==> flow/design.v <==
`timescale 1ns / 1ps
module compff2(ce,clk,x1,img1,x2,img2,y1,img3,y2,img4);
input ce,clk;
input signed [15:0] x1,img1,x2,img2;
output reg signed [15:0] y1,img3,y2,img4;
always @(posedge clk)
begin
y1 <= x1+x2;
img3 <= img1+ img2 ;
y2 <= x1-x2;
img4 <= img1 - img2;
end
endmodule
`timescale 1ns / 1ps
module compff4(ce,clk,xa1,imga1,xa2,imga2,xa3,imga3,xa4,imga4,yb1,imgb1,yb2,imgb2,yb3,imgb3,yb4,imgb4);
input ce,clk;
input signed[15:0] xa1,imga1,xa2,imga2,xa3,imga3,xa4,imga4;
output reg signed [15:0]yb1,imgb1,yb2,imgb2,yb3,imgb3,yb4,imgb4;
wire signed [15:0] yc1,imgc1,yc2,imgc2,yc3,imgc3,yc4,imgc4;
compff2 a0(ce,clk,xa1,imga1,xa3,imga3,yc1,imgc1,yc2,imgc2);
compff2 a1(ce,clk,xa2,imga2,xa4,imga4,yc3,imgc3,yc4,imgc4);
always @(posedge clk)
begin 
yb1 <= yc1 + yc3;
imgb1 <= imgc1 + imgc3;
yb2 <= yc2 + imgc4;
imgb2 <=  imgc2 - yc4 ;
yb3 <= yc1 - yc3;
imgb3 <= imgc1 - imgc3;
yb4 <= yc2 - imgc4;
imgb4 <= imgc2 +  yc4 ;
end
endmodule
`timescale 1ns / 1ps
module compff8(ce,clk,xg1,imgg1,xg2,imgg2,xg3,imgg3,xg4,imgg4,xg5,imgg5,xg6,imgg6,xg7,imgg7,xg8,imgg8,yh1,imgh1,yh2,imgh2,yh3,imgh3,yh4,imgh4,yh5,imgh5,yh6,imgh6,yh7,imgh7,yh8,imgh8);
input ce,clk;
input signed[15:0] xg1,imgg1,xg2,imgg2,xg3,imgg3,xg4,imgg4,xg5,imgg5,xg6,imgg6,xg7,imgg7,xg8,imgg8;
output reg signed[15:0] yh1,imgh1,yh2,imgh2,yh3,imgh3,yh4,imgh4,yh5,imgh5,yh6,imgh6,yh7,imgh7,yh8,imgh8;
wire signed [15:0] ya[7:0],imga[7:0];
compff4 b1(ce,clk,xg1,imgg1,xg3,imgg3,xg5,imgg5,xg7,imgg7,ya[0],imga[0],ya[1],imga[1],ya[2],imga[2],ya[3],imga[3]);
compff4 b2(ce,clk,xg2,imgg2,xg4,imgg4,xg6,imgg6,xg8,imgg8,ya[4],imga[4],ya[5],imga[5],ya[6],imga[6],ya[7],imga[7]);
function signed [15:0] m707;
input signed [15:0] s;
reg signed [31:0] p;
begin
p = s * 32'sd23167 + 32'sd16384;
m707 = p[30:15];
end
endfunction
always @(posedge clk)                
begin
yh1 <= ya[0] + ya[4]  ;
imgh1 <= imga[0] + imga[4] ;
yh2 <= ya[1]+ m707(ya[5] + imga[5]) ;
imgh2 <= imga[1]+ m707(imga[5] - ya[5]) ;
yh3 <= ya[2] + imga[6];
imgh3 <= imga[2] - ya[6];
yh4 <= ya[3] + m707(imga[7] - ya[7]);
imgh4 <= imga[3] - m707(ya[7] + imga[7]);
yh5 <= ya[0] - ya[4];
imgh5 <= imga[0] - imga[4];
yh6 <= ya[1] - m707(ya[5] + imga[5]);
imgh6 <= imga[1] + m707( ya[5] - imga[5]);
yh7 <= ya[2] - imga[6];
imgh7 <= imga[2] + ya[6];
yh8 <= ya[3] + m707(ya[7] - imga[7]);
imgh8 <= imga[3] + m707(ya[7] + imga[7]);
end
endmodule
Subject: tool reports on compff8

Hi,

Reports on compff8
Tool output for the design above before and after an edit, in the order of the flow.
Lines under "before" count in the file above, lines under "after" in the edited file.
"delta": "after" minus "before" as printed here. "change_rel_pct": 100 x difference / "before".
{"block": "design", "top_module": "compff8", "clock_port": "clk", "lib": "sky130hd", "lib_corner": "tt_025C_1v80"}

Edit of the RTL
The edit as a unified diff against the file above.
The edit is scripted: it alters the design's behaviour and was not made to optimise anything.
begin of diff
@@ -18,5 +18,8 @@
 output reg signed [15:0]yb1,imgb1,yb2,imgb2,yb3,imgb3,yb4,imgb4;
 wire signed [15:0] yc1,imgc1,yc2,imgc2,yc3,imgc3,yc4,imgc4;
-compff2 a0(ce,clk,xa1,imga1,xa3,imga3,yc1,imgc1,yc2,imgc2);
+assign yc1 = xa1;
+assign imgc1 = xa1;
+assign yc2 = xa1;
+assign imgc2 = xa1;
 compff2 a1(ce,clk,xa2,imga2,xa4,imga4,yc3,imgc3,yc4,imgc4);
 always @(posedge clk)
end of diff

After elaboration
Source: Yosys, flattened and elaborated. Widths are those after wreduce; folded enables and synchronous resets count as part of the registers. Registers that Yosys merges into a memory's read port (data or address) are not register bits. Print and check cells do not count. Equal cells are merged and count once.
{"block": "classes", "element": "addsub", "before": 60, "after": 52, "delta": -8, "change_rel_pct": -13.33}
{"block": "classes", "element": "n_mul", "before": 6, "after": 6, "delta": 0, "change_rel_pct": 0.00}
{"block": "ops", "operator": "16-bit adder", "before": 28, "after": 24, "delta": -4, "change_rel_pct": -14.29}
{"block": "ops", "operator": "16-bit subtractor", "before": 26, "after": 22, "delta": -4, "change_rel_pct": -15.38}
{"block": "ops", "operator": "31-bit by 16-bit adder with 31-bit output with constant B", "before": 6, "after": 6, "delta": 0, "change_rel_pct": 0.00}
{"block": "ops", "operator": "16-bit by 16-bit multiplier with 31-bit output with constant B", "before": 6, "after": 6, "delta": 0, "change_rel_pct": 0.00}
{"block": "bits", "element": "out_inout_bits", "before": 256, "after": 256, "delta": 0, "change_rel_pct": 0.00}
{"block": "bits", "element": "reg_bits", "before": 768, "after": 640, "delta": -128, "change_rel_pct": -16.67}
{"block": "bits", "element": "input_bits", "before": 258, "after": 258, "delta": 0, "change_rel_pct": 0.00}
{"block": "bits", "element": "wordCells", "before": 114, "after": 98, "delta": -16, "change_rel_pct": -14.04}

Logic depth
Yosys ltp: most cells in a row. Word level: on the elaborated netlist, between registers, memories and ports. Mapped: between sequential cells and ports; inverters and the memories' decode and read muxes count.
{"block": "depth", "element": "depth_word", "before": 4, "after": 4, "delta": 0, "change_rel_pct": 0.00}
{"block": "depth", "element": "abc_area", "before": "0", "after": "0"}
{"block": "depth", "element": "depth_mapped", "before": 45, "after": 44, "delta": -1, "change_rel_pct": -2.22}
{"block": "depth", "element": "depth_no_buf", "before": 45, "after": 44, "delta": -1, "change_rel_pct": -2.22}

After synthesis
The flow's flattened synthesis, as Yosys stat reports it; memories are mapped. The netlist is that of the ABC_AREA named above (0 if unset); the other value can give another one.
{"block": "types", "cell": "sky130_fd_sc_hd__inv_1", "before": 2118, "after": 1958, "delta": -160, "change_rel_pct": -7.55}
{"block": "types", "cell": "sky130_fd_sc_hd__ha_1", "before": 1529, "after": 1383, "delta": -146, "change_rel_pct": -9.55}
{"block": "types", "cell": "sky130_fd_sc_hd__dfxtp_1", "before": 746, "after": 618, "delta": -128, "change_rel_pct": -17.16}
{"block": "types", "cell": "sky130_fd_sc_hd__o21ai_0", "before": 293, "after": 207, "delta": -86, "change_rel_pct": -29.35}
{"block": "types", "cell": "sky130_fd_sc_hd__nand2_1", "before": 180, "after": 250, "delta": 70, "change_rel_pct": 38.89}
{"block": "types", "cell": "sky130_fd_sc_hd__a21oi_1", "before": 521, "after": 452, "delta": -69, "change_rel_pct": -13.24}
{"block": "types", "cell": "sky130_fd_sc_hd__xnor2_1", "before": 634, "after": 567, "delta": -67, "change_rel_pct": -10.57}
{"block": "types", "cell": "sky130_fd_sc_hd__clkbuf_1", "before": 84, "after": 128, "delta": 44, "change_rel_pct": 52.38}
{"block": "types", "cell": "sky130_fd_sc_hd__nand3_1", "before": 92, "after": 128, "delta": 36, "change_rel_pct": 39.13}
{"block": "types", "cell": "sky130_fd_sc_hd__a31oi_1", "before": 21, "after": 54, "delta": 33, "change_rel_pct": 157.14}
{"block": "types", "cell": "sky130_fd_sc_hd__o21bai_1", "before": 142, "after": 113, "delta": -29, "change_rel_pct": -20.42}
{"block": "types", "cell": "sky130_fd_sc_hd__nand2b_1", "before": 48, "after": 76, "delta": 28, "change_rel_pct": 58.33}
{"block": "types", "cell": "sky130_fd_sc_hd__nor2_1", "before": 493, "after": 467, "delta": -26, "change_rel_pct": -5.27}
{"block": "types", "cell": "sky130_fd_sc_hd__a2111oi_0", "before": 60, "after": 34, "delta": -26, "change_rel_pct": -43.33}
{"block": "types", "cell": "sky130_fd_sc_hd__nand4_1", "before": 10, "after": 36, "delta": 26, "change_rel_pct": 260.00}
{"block": "types", "cell": "sky130_fd_sc_hd__o41ai_1", "before": 50, "after": 28, "delta": -22, "change_rel_pct": -44.00}
{"block": "types", "cell": "sky130_fd_sc_hd__a211o_1", "before": 10, "after": 32, "delta": 22, "change_rel_pct": 220.00}
{"block": "types", "cell": "sky130_fd_sc_hd__nor3b_1", "before": 10, "after": 31, "delta": 21, "change_rel_pct": 210.00}
Not every row of either side is listed.
{"block": "synth_totals", "element": "mapped_area_um2", "before": 82761.9, "after": 76784.9, "delta": -5977.0, "change_rel_pct": -7.22}
{"block": "synth_totals", "element": "n_buf", "before": 112, "after": 153, "delta": 41, "change_rel_pct": 36.61}
{"block": "synth_totals", "element": "flip_flops", "before": 746, "after": 618, "delta": -128, "change_rel_pct": -17.16}
{"block": "synth_totals", "element": "sequential_area_um2", "before": 14934.3, "after": 12371.9, "delta": -2562.4, "change_rel_pct": -17.16}
{"block": "synth_totals", "element": "stdcells", "before": 9194, "after": 8663, "delta": -531, "change_rel_pct": -5.78}
By module: a second synthesis without flattening, with its own total; a netlist apart from the flattened one above.
{"block": "hier_totals", "element": "hier_cells", "before": 10076, "after": 8571, "delta": -1505, "change_rel_pct": -14.94}
{"block": "hier_totals", "element": "area_unflattened_um2", "before": 88523.7, "after": 77066.4, "delta": -11457.3, "change_rel_pct": -12.94}
Each row is one instance without its submodules.
{"block": "by_module_before", "mod": "compff8", "n_cells": 5998, "n_inst": 1, "seq_area_um2": 5004.8, "mod_area_um2": 53680.2}
{"block": "by_module_before", "mod": "compff2", "n_cells": 520, "n_inst": 4, "seq_area_um2": 1241.2, "mod_area_um2": 4416.7}
{"block": "by_module_before", "mod": "compff4", "n_cells": 999, "n_inst": 2, "seq_area_um2": 2482.4, "mod_area_um2": 8588.2}
{"block": "by_module_after", "mod": "compff8", "n_cells": 5737, "n_inst": 1, "seq_area_um2": 5004.8, "mod_area_um2": 52217.6}
{"block": "by_module_after", "mod": "compff4", "n_cells": 897, "n_inst": 2, "seq_area_um2": 2482.4, "mod_area_um2": 8007.7}
{"block": "by_module_after", "mod": "compff2", "n_cells": 520, "n_inst": 2, "seq_area_um2": 1241.2, "mod_area_um2": 4416.7}

Worst setup path after synthesis
OpenSTA on the mapped netlist: ideal clock, no wires. The path of least setup slack (recovery checks aside). Input and output delay are each 20% of the period. Register names are those of the netlist, which keeps one name where synthesis merged equal registers.
{"block": "synth_path", "element": "kind", "before": "reg-to-reg", "after": "reg-to-reg"}
{"block": "synth_path", "element": "start", "before": "register b2.imgb2[0]", "after": "register (no name shown)"}
{"block": "synth_path", "element": "end", "before": "register imgh2[15]", "after": "register yh4[15]"}
{"block": "synth_path", "element": "t_first_pin_ns", "before": 0.000, "after": 0.000, "delta": 0.000}
{"block": "synth_path", "element": "driving_pins", "before": 40, "after": 39, "delta": -1, "change_rel_pct": -2.50}
{"block": "synth_path", "element": "n_path_buf", "before": 0, "after": 0, "delta": 0}
{"block": "synth_path", "element": "t_required_ns", "before": 11.871, "after": 11.870, "delta": -0.001, "change_rel_pct": -0.01}
{"block": "synth_path", "element": "delay_ns", "before": 9.813, "after": 9.732, "delta": -0.081, "change_rel_pct": -0.83}
{"block": "synth_path", "element": "tclk_ns", "before": 12.0, "after": 12.0, "delta": 0.0, "change_rel_pct": 0.00}
{"block": "synth_path", "element": "setup_ns", "before": 0.129, "after": 0.130, "delta": 0.001}
{"block": "synth_path", "element": "path_slack_ns", "before": 2.186, "after": 2.268, "delta": 0.082}
{"block": "synth_path", "element": "arrival_ns", "before": 9.684, "after": 9.602, "delta": -0.082, "change_rel_pct": -0.85}
{"block": "synth_path", "element": "period_less_setup_slack_ns", "before": 9.814, "after": 9.732, "delta": -0.082, "change_rel_pct": -0.84}
"delay_ns" is the arrival time less input delay plus setup time.
"driving_pins" counts driving pins, that of a launching flip-flop among them; a cell with two outputs on the path counts twice.
"period_less_setup_slack_ns" is the clock period less the worst setup slack; recovery checks do not enter. This is arithmetic on one report: input and output delays are still those of the set period (20% each).
Between the ends stands the longest chain of elaborated cells between them, by number of cells; it is not shown to be the way that was timed. Of several equally long chains one is given.
A line is the first line of the expression or statement that the cell stems from. Yosys adds cells for indexed reads and writes and turns some case tables into memories.
{"block": "synth_via_before", "cell_sequence": "sky130_fd_sc_hd__dfxtp_1 sky130_fd_sc_hd__inv_1 sky130_fd_sc_hd__ha_1 sky130_fd_sc_hd__inv_1 sky130_fd_sc_hd__fa_1 sky130_fd_sc_hd__a21o_1 sky130_fd_sc_hd__a21oi_1 sky130_fd_sc_hd__o21bai_1 sky130_fd_sc_hd__a31oi_1 sky130_fd_sc_hd__o21ai_0 sky130_fd_sc_hd__o41ai_2 sky130_fd_sc_hd__nor2_1 sky130_fd_sc_hd__o21ai_0 sky130_fd_sc_hd__nand2b_1 sky130_fd_sc_hd__xnor2_1 sky130_fd_sc_hd__fa_1 sky130_fd_sc_hd__fa_1 sky130_fd_sc_hd__inv_1 [4 not listed] sky130_fd_sc_hd__fa_1 sky130_fd_sc_hd__inv_1 sky130_fd_sc_hd__ha_1 sky130_fd_sc_hd__nand2_1 sky130_fd_sc_hd__or4_1 sky130_fd_sc_hd__nor3b_1 sky130_fd_sc_hd__o21ai_0 sky130_fd_sc_hd__a21boi_0 sky130_fd_sc_hd__nor2_1 sky130_fd_sc_hd__xnor2_1 sky130_fd_sc_hd__ha_1 sky130_fd_sc_hd__nor4_1 sky130_fd_sc_hd__nor4_1 sky130_fd_sc_hd__o21a_1 sky130_fd_sc_hd__o21ai_0 sky130_fd_sc_hd__a21boi_0 sky130_fd_sc_hd__a211oi_1 sky130_fd_sc_hd__xnor3_1", "elab_chain_len": 4, "cone_cells": 4, "lines_between": 2, "classes_between": "3 x add/sub; 1 x mul"}
{"block": "synth_lines_before", "element": "start, declared", "line": 18, "text": "output reg signed [15:0]yb1,imgb1,yb2,imgb2,yb3,imgb3,yb4,imgb4;"}
{"block": "synth_lines_before", "element": "start, assigned", "line": 27, "text": "imgb2 <=  imgc2 - yc4 ;"}
{"block": "synth_lines_before", "element": "16-bit subtractor", "line": 55, "text": "imgh2 <= imga[1]+ m707(imga[5] - ya[5]) ;"}
{"block": "synth_lines_before", "element": "16-bit by 16-bit multiplier with 31-bit output", "line": 46, "text": "p = s * 32'sd23167 + 32'sd16384;"}
{"block": "synth_lines_before", "element": "31-bit by 16-bit adder with 31-bit output", "line": 46}
{"block": "synth_lines_before", "element": "16-bit adder", "line": 55}
{"block": "synth_lines_before", "element": "end, assigned", "line": 55}
{"block": "synth_lines_before", "element": "end, declared", "line": 38, "text": "output reg signed[15:0] yh1,imgh1,yh2,imgh2,yh3,imgh3,yh4,imgh4,yh5,imgh5,yh6,imgh6,yh7,imgh7,yh8,imgh8;"}
{"block": "synth_via_after", "cell_sequence": "sky130_fd_sc_hd__dfxtp_1 sky130_fd_sc_hd__ha_1 sky130_fd_sc_hd__inv_1 sky130_fd_sc_hd__fa_1 sky130_fd_sc_hd__a21o_1 sky130_fd_sc_hd__a21oi_1 sky130_fd_sc_hd__o21ba_2 sky130_fd_sc_hd__o21ai_0 sky130_fd_sc_hd__a21oi_2 sky130_fd_sc_hd__a21oi_1 sky130_fd_sc_hd__a21o_1 sky130_fd_sc_hd__a21oi_1 sky130_fd_sc_hd__xnor2_1 sky130_fd_sc_hd__fa_1 sky130_fd_sc_hd__inv_1 sky130_fd_sc_hd__fa_1 sky130_fd_sc_hd__inv_1 sky130_fd_sc_hd__fa_1 [3 not listed] sky130_fd_sc_hd__fa_1 sky130_fd_sc_hd__inv_1 sky130_fd_sc_hd__ha_1 sky130_fd_sc_hd__inv_1 sky130_fd_sc_hd__a31oi_1 sky130_fd_sc_hd__o21a_1 sky130_fd_sc_hd__o21a_1 sky130_fd_sc_hd__o2111ai_1 sky130_fd_sc_hd__o41ai_1 sky130_fd_sc_hd__or4_1 sky130_fd_sc_hd__ha_1 sky130_fd_sc_hd__nor4_1 sky130_fd_sc_hd__nor3_1 sky130_fd_sc_hd__a2111oi_0 sky130_fd_sc_hd__o2bb2ai_1 sky130_fd_sc_hd__o21ai_0 sky130_fd_sc_hd__a31oi_1 sky130_fd_sc_hd__xnor3_1"}
{"block": "synth_lines_after", "element": "end, assigned", "line": 61, "text": "yh4 <= ya[3] + m707(imga[7] - ya[7]);"}
{"block": "synth_lines_after", "element": "end, declared", "line": 41, "text": "output reg signed[15:0] yh1,imgh1,yh2,imgh2,yh3,imgh3,yh4,imgh4,yh5,imgh5,yh6,imgh6,yh7,imgh7,yh8,imgh8;"}
after: Chain of elaborated cells between the ends: none given.

Timing after layout
From the final timing report of each run of pair 1: the path of least setup slack in the routed layout; clock arrival at registers is part of the times.
{"block": "layout_path", "element": "kind", "before": "reg-to-reg", "after": "reg-to-reg"}
{"block": "layout_path", "element": "start", "before": "register (no name shown)", "after": "register (no name shown)"}
{"block": "layout_path", "element": "end", "before": "register imgh8[15]", "after": "register imgh6[15]"}
{"block": "layout_path", "element": "tclk_ns", "before": 11.2, "after": 11.2, "delta": 0.0, "change_rel_pct": 0.00}
{"block": "layout_path", "element": "setup_ns", "before": 0.12, "after": 0.10, "delta": -0.02}
{"block": "layout_path", "element": "path_slack_ns", "before": 0.58, "after": 0.60, "delta": 0.02}
{"block": "layout_path", "element": "t_first_pin_ns", "before": 0.70, "after": 0.70, "delta": 0.00, "change_rel_pct": 0.00}
{"block": "layout_path", "element": "driving_pins", "before": 38, "after": 40, "delta": 2, "change_rel_pct": 5.26}
{"block": "layout_path", "element": "arrival_ns", "before": 11.20, "after": 11.21, "delta": 0.01, "change_rel_pct": 0.09}
{"block": "layout_path", "element": "t_required_ns", "before": 11.78, "after": 11.81, "delta": 0.03, "change_rel_pct": 0.25}
{"block": "layout_path", "element": "n_path_buf", "before": 0, "after": 0, "delta": 0}
{"block": "layout_via_before", "cell_sequence": "sky130_fd_sc_hd__dfxtp_1 sky130_fd_sc_hd__ha_1 sky130_fd_sc_hd__inv_1 sky130_fd_sc_hd__fa_1 sky130_fd_sc_hd__o21bai_1 sky130_fd_sc_hd__a21oi_1 sky130_fd_sc_hd__o21ai_0 sky130_fd_sc_hd__nand4b_1 sky130_fd_sc_hd__nand3_1 sky130_fd_sc_hd__nand2_1 sky130_fd_sc_hd__xnor2_1 sky130_fd_sc_hd__inv_1 sky130_fd_sc_hd__xnor2_1 sky130_fd_sc_hd__inv_1 sky130_fd_sc_hd__fa_1 sky130_fd_sc_hd__inv_1 sky130_fd_sc_hd__fa_1 sky130_fd_sc_hd__inv_1 [2 not listed] sky130_fd_sc_hd__fa_1 sky130_fd_sc_hd__ha_1 sky130_fd_sc_hd__a21o_1 sky130_fd_sc_hd__nor3_1 sky130_fd_sc_hd__a211oi_1 sky130_fd_sc_hd__nor3_1 sky130_fd_sc_hd__nor2b_1 sky130_fd_sc_hd__or2_2 sky130_fd_sc_hd__xor2_1 sky130_fd_sc_hd__ha_1 sky130_fd_sc_hd__a21oi_1 sky130_fd_sc_hd__o211ai_1 sky130_fd_sc_hd__a31oi_1 sky130_fd_sc_hd__nor2_1 sky130_fd_sc_hd__o21a_1 sky130_fd_sc_hd__o41ai_1 sky130_fd_sc_hd__o21ai_0 sky130_fd_sc_hd__xor2_1"}
{"block": "layout_lines_before", "element": "end, assigned", "line": 67, "text": "imgh8 <= imga[3] + m707(ya[7] + imga[7]);"}
{"block": "layout_lines_before", "element": "end, declared", "line": 38, "text": "output reg signed[15:0] yh1,imgh1,yh2,imgh2,yh3,imgh3,yh4,imgh4,yh5,imgh5,yh6,imgh6,yh7,imgh7,yh8,imgh8;"}
before: Chain of elaborated cells between the ends: none given.
{"block": "layout_via_after", "cell_sequence": "sky130_fd_sc_hd__dfxtp_2 sky130_fd_sc_hd__ha_1 sky130_fd_sc_hd__inv_1 sky130_fd_sc_hd__fa_1 sky130_fd_sc_hd__a21o_1 sky130_fd_sc_hd__a21o_1 sky130_fd_sc_hd__a21oi_1 sky130_fd_sc_hd__o21ai_0 sky130_fd_sc_hd__nand4_1 sky130_fd_sc_hd__a31oi_1 sky130_fd_sc_hd__o21ai_0 sky130_fd_sc_hd__nand2b_1 sky130_fd_sc_hd__xnor2_1 sky130_fd_sc_hd__fa_1 sky130_fd_sc_hd__inv_1 sky130_fd_sc_hd__fa_1 sky130_fd_sc_hd__inv_1 sky130_fd_sc_hd__fa_1 [4 not listed] sky130_fd_sc_hd__inv_1 sky130_fd_sc_hd__ha_1 sky130_fd_sc_hd__and4_1 sky130_fd_sc_hd__nand2_1 sky130_fd_sc_hd__a211oi_1 sky130_fd_sc_hd__a211o_1 sky130_fd_sc_hd__a21oi_1 sky130_fd_sc_hd__xnor2_1 sky130_fd_sc_hd__ha_1 sky130_fd_sc_hd__and2_1 sky130_fd_sc_hd__a311oi_1 sky130_fd_sc_hd__a211o_1 sky130_fd_sc_hd__nand3_1 sky130_fd_sc_hd__or4_1 sky130_fd_sc_hd__a31o_2 sky130_fd_sc_hd__a21oi_1 sky130_fd_sc_hd__xnor3_1 sky130_fd_sc_hd__xnor2_1"}
{"block": "layout_lines_after", "element": "end, assigned", "line": 66, "text": "imgh6 <= imga[1] + m707( ya[5] - imga[5]);"}
{"block": "layout_lines_after", "element": "end, declared", "line": 41, "text": "output reg signed[15:0] yh1,imgh1,yh2,imgh2,yh3,imgh3,yh4,imgh4,yh5,imgh5,yh6,imgh6,yh7,imgh7,yh8,imgh8;"}
after: Chain of elaborated cells between the ends: none given.

Flow runs
Both versions went through the flow (Yosys, OpenROAD) with the same settings in each pair. Constraints: input delay and output delay 20% of the set period each, output load 0.01 pF.
{"block": "settings_pair_1", "period_ns": 11.2, "CAP_MARGIN": 20, "CORE_MARGIN": 2, "CORE_UTILIZATION": 40, "SLEW_MARGIN": 20}
{"block": "results_pair_1", "element": "achieved_period_ns", "before": 10.624, "after": 10.604, "delta": -0.020, "change_rel_pct": -0.19}
{"block": "results_pair_1", "element": "utilization_frac", "before": 0.461, "after": 0.457, "delta": -0.004}
{"block": "results_pair_1", "element": "design_die_area_um2", "before": 210557.0, "after": 195483.0, "delta": -15074.0, "change_rel_pct": -7.16}
{"block": "results_pair_1", "element": "synthesis_area_um2", "before": 82761.9, "after": 76784.9, "delta": -5977.0, "change_rel_pct": -7.22}
{"block": "results_pair_1", "element": "tns_setup_ns", "before": 0.000, "after": 0.000, "delta": 0.000}
{"block": "results_pair_1", "element": "timing.setup.ws_ns", "before": 0.576, "after": 0.596, "delta": 0.020}
{"block": "results_pair_1", "element": "final_cell_area_um2", "before": 94569.4, "after": 87011.0, "delta": -7558.4, "change_rel_pct": -7.99}
{"block": "results_pair_1", "element": "timing.hold.ws_ns", "before": 0.618, "after": 0.507, "delta": -0.111}
{"block": "settings_pair_2", "CAP_MARGIN": 30, "CELL_PAD_IN_SITES_DETAIL_PLACEMENT": 0, "CORE_ASPECT_RATIO": 0.71, "CORE_UTILIZATION": 16, "MAX_ROUTING_LAYER": "met5", "SETUP_SLACK_MARGIN": -0.55, "period_ns": 11.9, "CORE_MARGIN": 2, "SLEW_MARGIN": 20}
{"block": "results_pair_2", "element": "achieved_period_ns", "before": 11.080, "after": 11.113, "delta": 0.033, "change_rel_pct": 0.30}
{"block": "results_pair_2", "element": "utilization_frac", "before": 0.194, "after": 0.192, "delta": -0.002}
{"block": "results_pair_2", "element": "design_die_area_um2", "before": 523115.0, "after": 485546.0, "delta": -37569.0, "change_rel_pct": -7.18}
{"block": "results_pair_2", "element": "synthesis_area_um2", "before": 82761.9, "after": 76784.9, "delta": -5977.0, "change_rel_pct": -7.22}
{"block": "results_pair_2", "element": "tns_setup_ns", "before": 0.000, "after": 0.000, "delta": 0.000}
{"block": "results_pair_2", "element": "timing.setup.ws_ns", "before": 0.820, "after": 0.787, "delta": -0.033}
{"block": "results_pair_2", "element": "final_cell_area_um2", "before": 100082.0, "after": 91607.9, "delta": -8474.1, "change_rel_pct": -8.47}
{"block": "results_pair_2", "element": "timing.hold.ws_ns", "before": 0.618, "after": 0.524, "delta": -0.094}
By "achieved_period_ns" is meant the clock period of the run minus its worst setup slack. This is arithmetic on one report: input and output delays are still those of the set period (20% each).

Regards
